==> flow/design.v <==
module adder_floating_point(
							input logic signed [31:0]  operand_normalized_ieee_a , operand_normalized_ieee_b , 
							output logic signed [31:0]  final_sum , 
							output logic zero ,
							output logic overflow ,
							output logic underflow ,
							input logic op 
							);
logic carrynan;
logic signed [24:0]  fraction_a , fraction_b ; 
logic signed [24:0] sum ; 
logic [7:0] exponent_a , exponent_b , positive_difference , biggest_exponent;
logic signB;
always_comb
	begin
	sum = 0;
	carrynan = 0;
	overflow = 0;
	underflow = 0;
	signB=op^operand_normalized_ieee_b[31];
		fraction_a [22:0] = operand_normalized_ieee_a [22:0] ;
		fraction_a[23] = 1 ;
		fraction_a[24] = 0 ;
		exponent_a = operand_normalized_ieee_a [30:23] ;
		fraction_b [22:0] = operand_normalized_ieee_b [22:0] ;
		fraction_b[23] = 1 ;
		fraction_b[24] = 0 ;
		exponent_b = operand_normalized_ieee_b [30:23] ;
	if(exponent_a >= exponent_b)
		begin	
			positive_difference = exponent_a - exponent_b;
			fraction_b >>>= positive_difference ;
			biggest_exponent = exponent_a ; 
		end
	else 
		begin
			positive_difference = exponent_b - exponent_a;
			fraction_a>>>= positive_difference ;
			biggest_exponent = exponent_b;
		end
		if (&exponent_a & ~&exponent_b)
			final_sum = operand_normalized_ieee_a ;
		else if (&exponent_b & ~&exponent_a)
			begin	
			final_sum[30:0] = operand_normalized_ieee_b[30:0] ;
			final_sum[31] = signB ;
			end
		else if (&exponent_a & &exponent_b )
			begin
					if (operand_normalized_ieee_a[31] != signB)
							final_sum = 32'b01111111100000000000000000000001 ;
						else 
							begin
								{carrynan,final_sum[22:0]} = fraction_a + fraction_b ;
								final_sum[31] = operand_normalized_ieee_a[31];
								final_sum [30:23] = biggest_exponent ;
								if(carrynan)
									final_sum = 32'b01111111100000000000000000000001 ;
							end
			end
		else if ((operand_normalized_ieee_a==0)&(operand_normalized_ieee_b==0))
						final_sum = 32'b0;
		else if ((~&exponent_a & ~&exponent_b) & (operand_normalized_ieee_a[22:0] == operand_normalized_ieee_b[22:0]) & (operand_normalized_ieee_a[31] != signB) & (exponent_a == exponent_b) )
						final_sum = 32'b0;
			else
				begin
if(operand_normalized_ieee_a[31]==signB)
begin
		sum = fraction_a + fraction_b;	
		final_sum[31]=operand_normalized_ieee_a[31];
		if (sum[24] == 1 )
		begin
			biggest_exponent= biggest_exponent + 1 ;
			sum=sum>>1;
end					
end
else
if (exponent_a > exponent_b)
begin
			sum = fraction_a - fraction_b;	
      final_sum[31]=operand_normalized_ieee_a[31];
end
else if (exponent_a < exponent_b)
  begin
		sum = fraction_b - fraction_a;	
final_sum[31]=signB;
end
else if (fraction_a>=fraction_b)
  begin
		sum=fraction_a - fraction_b;
    final_sum[31]=operand_normalized_ieee_a[31];
end
else
  begin
		sum=fraction_b - fraction_a;
	final_sum[31]=signB;
	end
        if (sum[23]==0)
        for(int i =0 ; i<=23;i=i+1)	
        begin
          if(sum[23]==0)
          begin
            if (biggest_exponent>=1) 
            begin	
            biggest_exponent=biggest_exponent-1;
            sum=sum<<1;
            end
          end
        end
 if (sum[24] == 1 )
		begin
			biggest_exponent= biggest_exponent + 1 ;
			sum=sum>>1;
			end     
final_sum[30:23]=biggest_exponent;
final_sum[22:0]=sum[22:0];
		end
if (biggest_exponent == 0)
			begin
			underflow = 1 ; 
			end
else if (biggest_exponent > 8'd254)
			begin
			overflow = 1 ;
			end
zero = (~|final_sum);
end
endmodule
module fp_adder_top (
    input  logic        clk,
    input  logic        rst,
    input  logic        start,
    input  logic [31:0] operand_normalized_ieee_a,
    input  logic [31:0] operand_normalized_ieee_b,
    input  logic        op,
    output logic [31:0] final_sum,
    output logic        finish,
    output logic        zero,
    output logic        overflow,
    output logic        underflow
);
  logic [31:0] a_q, b_q;
  logic        op_q, valid_q;
  logic [31:0] sum_d;
  logic        zero_d, overflow_d, underflow_d;
  always_ff @(posedge clk) begin
    a_q  <= operand_normalized_ieee_a;
    b_q  <= operand_normalized_ieee_b;
    op_q <= op;
    if (rst) valid_q <= 1'b0;
    else     valid_q <= start;
  end
  adder_floating_point u_add (
      .operand_normalized_ieee_a(a_q),
      .operand_normalized_ieee_b(b_q),
      .final_sum(sum_d),
      .zero(zero_d),
      .overflow(overflow_d),
      .underflow(underflow_d),
      .op(op_q)
  );
  always_ff @(posedge clk) begin
    final_sum <= sum_d;
    zero      <= zero_d;
    overflow  <= overflow_d;
    underflow <= underflow_d;
    if (rst) finish <= 1'b0;
    else     finish <= valid_q;
  end
endmodule
Memo
Re: synthesis data of fp_adder_top

* Tool chain data of fp_adder_top
Tool output for the design above before and after an edit, in the order of the flow.
"before" refers to lines of the RTL above, "after" to lines of the edited file.
"change" is "after" less "before", of the values as shown.
Operators carry their Yosys type and port widths (W data, S select, Z words).
Cell names lack the library's common part.
A cell with - has no value.
- Design top :: fp_adder_top
- Clock :: clk
- Standard-cell library :: sky130hd
- Corner :: tt_025C_1v80

* Edit of the RTL
The edit as a unified diff against the file above.
This change comes from a script, not from a designer. The edited design behaves differently; no optimisation was intended.
#+begin_src diff
@@ -151,13 +151,21 @@
     else     valid_q <= start;
   end
+  wire zero_d_a, zero_d_b;
+  wire underflow_d_a, underflow_d_b;
+  wire [31:0] sum_d_a, sum_d_b;
   adder_floating_point u_add (
       .operand_normalized_ieee_a(a_q),
       .operand_normalized_ieee_b(b_q),
-      .final_sum(sum_d),
-      .zero(zero_d),
+      .final_sum(sum_d_a),
+      .zero(zero_d_a),
       .overflow(overflow_d),
-      .underflow(underflow_d),
+      .underflow(underflow_d_a),
       .op(op_q)
   );
+  adder_floating_point u_add_b (.operand_normalized_ieee_a(a_q), .operand_normalized_ieee_b(~b_q),
+      .final_sum(sum_d_b), .zero(zero_d_b), .underflow(underflow_d_b), .op(op_q));
+  assign zero_d = zero_d_a ^ zero_d_b;
+  assign underflow_d = underflow_d_a ^ underflow_d_b;
+  assign sum_d = sum_d_a ^ sum_d_b;
   always_ff @(posedge clk) begin
     final_sum <= sum_d;
#+end_src

* Word level
Counts by Yosys on the flattened word-level netlist (proc, flatten, opt, wreduce; memories kept). Register bits leave out memories and registers merged into their read ports (data or address); mux counts leave out enables and synchronous resets folded into registers. Print and check cells are left out. Cells with the same type and inputs are merged into one.
** Storage and ports
- register bits after elaboration :: before 102, after 102, change 0
- output and inout port bits :: before 36, after 36, change 0
** Operators by class
- add/subtract/negate cells :: before 31, after 62, change +31
- order comparisons :: before 29, after 57, change +28
- equal/unequal tests :: before 4, after 8, change +4
- shift operators :: before 2, after 4, change +2
- mux-type cells :: before 425, after 849, change +424
- bitwise operators :: before 9, after 22, change +13
- reduce/logical cells :: before 9, after 15, change +6
** Operators by type and width
- $mux W8 :: before 206, after 412, change +206
- $mux W25 :: before 202, after 404, change +202
- $ge A8 B1 Y1 const B :: before 24, after 48, change +24
- $sub A8 B1 Y8 const B :: before 24, after 48, change +24
- $and A1 B1 Y1 :: before 8, after 16, change +8
- $mux W1 :: before 8, after 15, change +7
- $mux W32 :: before 5, after 10, change +5
- $xor A1 B1 Y1 :: before 1, after 4, change +3
- $logic_not A1 Y1 :: before 3, after 5, change +2
- $add A8 B1 Y8 const B :: before 2, after 4, change +2
- $mux W23 :: before 2, after 4, change +2
- $sshr A25 B8 Y25 :: before 2, after 4, change +2
- $sub A25 B25 Y25 :: before 2, after 4, change +2
- $sub A8 B8 Y8 :: before 2, after 4, change +2
- $logic_not A32 Y1 :: before 2, after 3, change +1
- $reduce_and A8 Y1 :: before 2, after 3, change +1
- $add A25 B25 Y25 :: before 1, after 2, change +1
- $eq A1 B1 Y1 :: before 1, after 2, change +1
- $eq A23 B23 Y1 :: before 1, after 2, change +1
- $eq A8 B8 Y1 :: before 1, after 2, change +1
- $ge A25 B25 Y1 :: before 1, after 2, change +1
- $ge A8 B8 Y1 :: before 1, after 2, change +1
- $gt A8 B8 Y1 :: before 1, after 2, change +1
- $logic_not A8 Y1 :: before 1, after 2, change +1
- $lt A8 B8 Y1 :: before 1, after 2, change +1
- $mux W24 :: before 1, after 2, change +1
- $mux W31 :: before 1, after 2, change +1
- $ne A1 B1 Y1 :: before 1, after 2, change +1
Not every row of either side is listed.

* Logic depth
Longest topological path by Yosys (ltp), each cell counted once; first at word level (registers and memories cut), then after technology mapping (sequential cells cut; the memories' decode and read muxes count).
** Depth
- depth after elaboration :: before 235, after 237, change +2
- ABC_AREA :: before 0, after 0
- depth in mapped cells :: before 210, after 241, change +31
- mapped depth without buffers :: before 194, after 209, change +15

* Synthesis result
The flow's flattened synthesis, as Yosys stat reports it; memories are mapped. The netlist is that of the ABC_AREA named above (0 if unset); the other value can give another one.
** Synthesis totals
- standard cells after synthesis :: before 4446, after 8864, change +4418
- mapped area (um^2) :: before 30755.7, after 57552.7, change +26797.0
- area of sequential cells (um^2) :: before 2042.0, after 2042.0, change 0.0
- mapped flip-flops :: before 102, after 102, change 0
- buffer cells :: before 231, after 535, change +304
** Cell types
- nor2_1 :: before 498, after 1089, change +591
- nand2_1 :: before 518, after 1089, change +571
- a21oi_1 :: before 390, after 772, change +382
- o21ai_0 :: before 278, after 596, change +318
- clkbuf_1 :: before 112, after 345, change +233
- mux2i_1 :: before 295, after 503, change +208
- xnor2_1 :: before 104, after 246, change +142
- ha_1 :: before 135, after 275, change +140
- inv_1 :: before 172, after 300, change +128
- nor3_1 :: before 122, after 247, change +125
- nand3_1 :: before 97, after 216, change +119
- mux2_2 :: before 75, after 180, change +105
- a31oi_1 :: before 55, after 138, change +83
- and2_1 :: before 23, after 104, change +81
- o211ai_1 :: before 46, after 117, change +71
- a21o_1 :: before 42, after 112, change +70
- and3_1 :: before 34, after 102, change +68
- a211oi_1 :: before 54, after 113, change +59
Not every row of either side is listed.
The figures by module come from a second, unflattened synthesis with its own total; it is not the netlist above.
** Unflattened totals
- cell total of the unflattened synthesis :: before 4389, after 8740, change +4351
- area (unflattened synthesis) (um^2) :: before 29693.5, after 57750.4, change +28056.9
Each row is one instance without its submodules.
** By module, before
- adder_floating_point :: times used 1, cells 4285, area 27639.0 um^2, sequential area 0.0 um^2
- fp_adder_top :: times used 1, cells 104, area 2054.5 um^2, sequential area 2042.0 um^2
** By module, after
- adder_floating_point :: times used 2, cells 4285, area 27639.0 um^2, sequential area 0.0 um^2
- fp_adder_top :: times used 1, cells 170, area 2472.4 um^2, sequential area 2042.0 um^2

* Path before layout
OpenSTA on the mapped netlist: ideal clock, no wires. The path of least setup slack (recovery checks aside). Input and output delay are each 20% of the period. Register names are those of the netlist, which keeps one name where synthesis merged equal registers.
** Timing path after synthesis
- path type :: before register to register, after register to register
- start point :: before register a_q[26], after register a_q[25]
- end point :: before register zero, after register zero
- clock period (ns) :: before 40.0, after 40.0, change 0.0
- time at the first pin (ns) :: before 0.000, after 0.000, change 0.000
- arrival (ns) :: before 43.340, after 47.152, change +3.812
- data required time (ns) :: before 39.912, after 39.866, change -0.046
- slack (ns) :: before -3.427, after -7.286, change -3.859
- delay of the path (ns) :: before 43.428, after 47.286, change +3.858
- stages on the path :: before 200, after 226, change +26
- buffers on the path :: before 21, after 35, change +14
- synthesis period reached (ns) :: before 43.427, after 47.286, change +3.859
"delay of the path" is the arrival time less input delay plus setup time.
"stages on the path" counts driving pins, that of a launching flip-flop among them; a cell with two outputs on the path counts twice.
"synthesis period reached" = period - worst setup slack (recovery checks aside). The figure is calculated, with input and output delays left at 20% of the set period.
The rows between start and end are the longest chain of elaborated cells between them; the timing report does not say that the signal goes this way. Where chains are equally long, one stands for them.
A line is the first line of the expression or statement that the cell stems from. Yosys adds cells for indexed reads and writes and turns some case tables into memories.
On the way, after synthesis, before:
- Cells stage by stage :: dfxtp_1 > clkbuf_1 > inv_1 > ha_1 > a21oi_2 > a31oi_2 > nor2_2 > clkbuf_1 > buf_1 > clkbuf_1 > mux2i_1 > o211ai_1 > o21ai_0 > nor2_1 > a21oi_1 > a211oi_1 > o21bai_1 > o21ai_0 > (+164 left out) > o2111ai_1 > o41ai_4 > xnor2_1 > inv_1 > ha_1 > nor3_1 > o211ai_2 > and4bb_1 > nor2_2 > xnor2_1 > a21oi_1 > ha_1 > nand2_1 > xnor2_1 > a2111oi_0 > nor4bb_1 > nand4b_1 > nor4_2
- Length of the longest elaborated chain :: 235
- Elaborated cells between the ends (all ways) :: 493
** Ends and longest elaborated chain, after synthesis, before
- start: declaration :: RTL line 142 : logic [31:0] a_q, b_q;
- start: assignment :: RTL line 147 : a_q  <= operand_normalized_ieee_a;
- $sub A8 B8 Y8 :: RTL line 37 : positive_difference = exponent_b - exponent_a;
- $sshr A25 B8 Y25 :: RTL line 38 : fraction_a>>>= positive_difference ;
- $mux W25 :: RTL line 29 : if(exponent_a >= exponent_b)
- $add A25 B25 Y25 :: RTL line 69 : sum = fraction_a + fraction_b;
- $mux W8 :: RTL line 71 : if (sum[24] == 1 )
- $mux W8 :: RTL line 67 : if(operand_normalized_ieee_a[31]==signB)
- $mux W8 :: RTL line 63 : else if ((~&exponent_a & ~&exponent_b) & (operand_normalized_ieee_a[22:0] == operand_normalized_ieee_b[22:0]) ...
- (+221 left out)
- $mux W8 :: RTL line 63
- $mux W32 :: RTL line 61 : else if ((operand_normalized_ieee_a==0)&(operand_normalized_ieee_b==0))
- $mux W32 :: RTL line 48 : else if (&exponent_a & &exponent_b )
- $mux W31 :: RTL line 43 : else if (&exponent_b & ~&exponent_a)
- $mux W32 :: RTL line 41 : if (&exponent_a & ~&exponent_b)
- $reduce_or A32 Y1 :: RTL line 126 : zero = (~|final_sum);
- $logic_not A1 Y1 :: RTL line 126
- end: assignment :: RTL line 164 : zero      <= zero_d;
- end: declaration :: RTL line 138 : output logic        zero,
On the way, after synthesis, after:
- Cells stage by stage :: dfxtp_1 > clkbuf_1 > inv_1 > ha_1 > o21bai_1 > a211o_2 > a211oi_2 > buf_6 > buf_4 > buf_1 > mux2i_1 > mux2i_1 > nand2_1 > o21ai_0 > o211ai_1 > o22ai_1 > nand2_1 > o21ai_0 > (+190 left out) > buf_2 > xnor2_1 > inv_1 > ha_1 > or3b_1 > o21ai_1 > mux2_2 > o21ai_1 > ha_1 > inv_1 > nor3_1 > nand2b_1 > nor4_1 > xnor2_1 > a21oi_1 > or3b_1 > nor4_1 > xor2_1
- Length of the longest elaborated chain :: 236
- Elaborated cells between the ends (all ways) :: 984
** Ends and longest elaborated chain, after synthesis, after
- start: declaration :: RTL line 142 : logic [31:0] a_q, b_q;
- start: assignment :: RTL line 147 : a_q  <= operand_normalized_ieee_a;
- $sub A8 B8 Y8 :: RTL line 37 : positive_difference = exponent_b - exponent_a;
- $sshr A25 B8 Y25 :: RTL line 38 : fraction_a>>>= positive_difference ;
- $mux W25 :: RTL line 29 : if(exponent_a >= exponent_b)
- $add A25 B25 Y25 :: RTL line 69 : sum = fraction_a + fraction_b;
- $mux W8 :: RTL line 71 : if (sum[24] == 1 )
- $mux W8 :: RTL line 67 : if(operand_normalized_ieee_a[31]==signB)
- $mux W8 :: RTL line 63 : else if ((~&exponent_a & ~&exponent_b) & (operand_normalized_ieee_a[22:0] == operand_normalized_ieee_b[22:0]) ...
- (+222 left out)
- $mux W32 :: RTL line 61 : else if ((operand_normalized_ieee_a==0)&(operand_normalized_ieee_b==0))
- $mux W32 :: RTL line 48 : else if (&exponent_a & &exponent_b )
- $mux W31 :: RTL line 43 : else if (&exponent_b & ~&exponent_a)
- $mux W32 :: RTL line 41 : if (&exponent_a & ~&exponent_b)
- $reduce_or A32 Y1 :: RTL line 126 : zero = (~|final_sum);
- $logic_not A1 Y1 :: RTL line 126
- $xor A1 B1 Y1 :: RTL line 167 : assign zero_d = zero_d_a ^ zero_d_b;
- end: assignment :: RTL line 172 : zero      <= zero_d;
- end: declaration :: RTL line 138 : output logic        zero,

* Path in the finished layout
Path of least setup slack in the final report of the runs of pair 1 (OpenROAD, finished layout, wires in). Where an end is a register, its clock arrival counts in the times.
** Timing path post-layout
- path type :: before register to register, after register to register
- start point :: before register a_q[23], after register a_q[23]
- end point :: before register zero, after register zero
- clock period (ns) :: before 38.9, after 38.9, change 0.0
- time at the first pin (ns) :: before 0.36, after 0.36, change 0.00
- arrival (ns) :: before 37.71, after 37.84, change +0.13
- data required time (ns) :: before 39.18, after 39.19, change +0.01
- slack (ns) :: before 1.47, after 1.35, change -0.12
- stages on the path :: before 173, after 201, change +28
- buffers on the path :: before 5, after 17, change +12
The rows between start and end are the longest chain of elaborated cells between them; the timing report does not say that the signal goes this way. Where chains are equally long, one stands for them.
On the way, post-layout, before:
- Cells stage by stage :: dfxtp_2 > inv_1 > ha_1 > fa_2 > nand3b_1 > nand2_2 > a21o_1 > a21oi_1 > xnor2_1 > nor2_2 > a311oi_1 > a21o_2 > buf_12 > nor2_2 > mux2i_1 > o21ai_0 > a21oi_1 > nor3_1 > (+137 left out) > o2111ai_4 > o41ai_4 > buf_6 > mux2_4 > ha_2 > nor3_4 > o211ai_2 > and4bb_4 > nor2_2 > xnor2_1 > a21oi_1 > ha_2 > o21ai_0 > o21bai_1 > o21ai_0 > nor4bb_2 > nand4b_1 > nor4_2
- Length of the longest elaborated chain :: 235
- Elaborated cells between the ends (all ways) :: 493
** Ends and longest elaborated chain, post-layout, before
- start: declaration :: RTL line 142 : logic [31:0] a_q, b_q;
- start: assignment :: RTL line 147 : a_q  <= operand_normalized_ieee_a;
- $sub A8 B8 Y8 :: RTL line 37 : positive_difference = exponent_b - exponent_a;
- $sshr A25 B8 Y25 :: RTL line 38 : fraction_a>>>= positive_difference ;
- $mux W25 :: RTL line 29 : if(exponent_a >= exponent_b)
- $add A25 B25 Y25 :: RTL line 69 : sum = fraction_a + fraction_b;
- $mux W8 :: RTL line 71 : if (sum[24] == 1 )
- $mux W8 :: RTL line 67 : if(operand_normalized_ieee_a[31]==signB)
- $mux W8 :: RTL line 63 : else if ((~&exponent_a & ~&exponent_b) & (operand_normalized_ieee_a[22:0] == operand_normalized_ieee_b[22:0]) ...
- (+221 left out)
- $mux W8 :: RTL line 63
- $mux W32 :: RTL line 61 : else if ((operand_normalized_ieee_a==0)&(operand_normalized_ieee_b==0))
- $mux W32 :: RTL line 48 : else if (&exponent_a & &exponent_b )
- $mux W31 :: RTL line 43 : else if (&exponent_b & ~&exponent_a)
- $mux W32 :: RTL line 41 : if (&exponent_a & ~&exponent_b)
- $reduce_or A32 Y1 :: RTL line 126 : zero = (~|final_sum);
- $logic_not A1 Y1 :: RTL line 126
- end: assignment :: RTL line 164 : zero      <= zero_d;
- end: declaration :: RTL line 138 : output logic        zero,
On the way, post-layout, after:
- Cells stage by stage :: dfxtp_4 > inv_4 > ha_4 > fa_2 > o21bai_2 > buf_4 > a211oi_2 > o211ai_4 > buf_4 > mux2i_1 > xnor2_1 > nand2b_2 > or2_2 > o21ai_2 > ha_1 > nand3_1 > nor3_1 > or4_4 > (+165 left out) > xnor2_2 > ha_2 > o21a_1 > buf_4 > nand4bb_4 > o21ai_4 > mux2_4 > o21ai_4 > ha_4 > inv_2 > nor3_4 > nand2b_1 > nor4_4 > xnor2_2 > a21oi_2 > or3b_4 > nor4_4 > xor2_1
- Length of the longest elaborated chain :: 236
- Elaborated cells between the ends (all ways) :: 984
** Ends and longest elaborated chain, post-layout, after
- start: declaration :: RTL line 142 : logic [31:0] a_q, b_q;
- start: assignment :: RTL line 147 : a_q  <= operand_normalized_ieee_a;
- $sub A8 B8 Y8 :: RTL line 37 : positive_difference = exponent_b - exponent_a;
- $sshr A25 B8 Y25 :: RTL line 38 : fraction_a>>>= positive_difference ;
- $mux W25 :: RTL line 29 : if(exponent_a >= exponent_b)
- $add A25 B25 Y25 :: RTL line 69 : sum = fraction_a + fraction_b;
- $mux W8 :: RTL line 71 : if (sum[24] == 1 )
- $mux W8 :: RTL line 67 : if(operand_normalized_ieee_a[31]==signB)
- $mux W8 :: RTL line 63 : else if ((~&exponent_a & ~&exponent_b) & (operand_normalized_ieee_a[22:0] == operand_normalized_ieee_b[22:0]) ...
- (+222 left out)
- $mux W32 :: RTL line 61 : else if ((operand_normalized_ieee_a==0)&(operand_normalized_ieee_b==0))
- $mux W32 :: RTL line 48 : else if (&exponent_a & &exponent_b )
- $mux W31 :: RTL line 43 : else if (&exponent_b & ~&exponent_a)
- $mux W32 :: RTL line 41 : if (&exponent_a & ~&exponent_b)
- $reduce_or A32 Y1 :: RTL line 126 : zero = (~|final_sum);
- $logic_not A1 Y1 :: RTL line 126
- $xor A1 B1 Y1 :: RTL line 167 : assign zero_d = zero_d_a ^ zero_d_b;
- end: assignment :: RTL line 172 : zero      <= zero_d;
- end: declaration :: RTL line 138 : output logic        zero,

* Measured runs
Runs of the flow (Yosys, OpenROAD) on both versions; the two runs of a pair have the same settings. The constraints put input and output delay at 20% of the set period each and load the outputs with 0.01 pF.
Settings, pair 1:
- CORE_UTILIZATION :: 40
- period_ns :: 38.9
- CAP_MARGIN :: 20
- CORE_MARGIN :: 2
- SLEW_MARGIN :: 20
** Results, pair 1
- cell area after synthesis (um^2) :: before 30755.7, after 57552.7, change +26797.0
- die size (um^2) :: before 79124.1, after 146930.0, change +67805.9
- area of the standard cells in the finished layout (um^2) :: before 35803.1, after 68618.3, change +32815.2
- post-layout utilization :: before 0.471, after 0.479, change +0.008
- worst setup slack after layout (ns) :: before 1.470, after 1.351, change -0.119
- total negative slack (ns) :: before 0.000, after 0.000, change 0.000
- worst hold slack after layout (ns) :: before 0.446, after 0.454, change +0.008
- achieved period (ns) :: before 37.430, after 37.549, change +0.119
Settings, pair 2:
- CELL_PAD_IN_SITES_GLOBAL_PLACEMENT :: 0
- CORE_UTILIZATION :: 35
- MAX_ROUTING_LAYER :: met4
- MIN_ROUTING_LAYER :: met1
- PLACE_DENSITY_LB_ADDON :: 0.02
- SETUP_SLACK_MARGIN :: 5.0
- SLEW_MARGIN :: 35
- TNS_END_PERCENT :: 5
- period_ns :: 60.2
- CAP_MARGIN :: 20
- CORE_MARGIN :: 2
** Results, pair 2
- cell area after synthesis (um^2) :: before 30755.7, after 57552.7, change +26797.0
- die size (um^2) :: before 90261.2, after 167694.0, change +77432.8
- area of the standard cells in the finished layout (um^2) :: before 33304.4, after 61697.9, change +28393.5
- post-layout utilization :: before 0.383, after 0.379, change -0.004
- worst setup slack after layout (ns) :: before 9.404, after 8.650, change -0.754
- total negative slack (ns) :: before 0.000, after 0.000, change 0.000
- worst hold slack after layout (ns) :: before 0.453, after 0.453, change 0.000
- achieved period (ns) :: before 50.796, after 51.550, change +0.754
"achieved period" means the clock period less the worst setup slack. The figure is calculated, with input and output delays left at 20% of the set period.
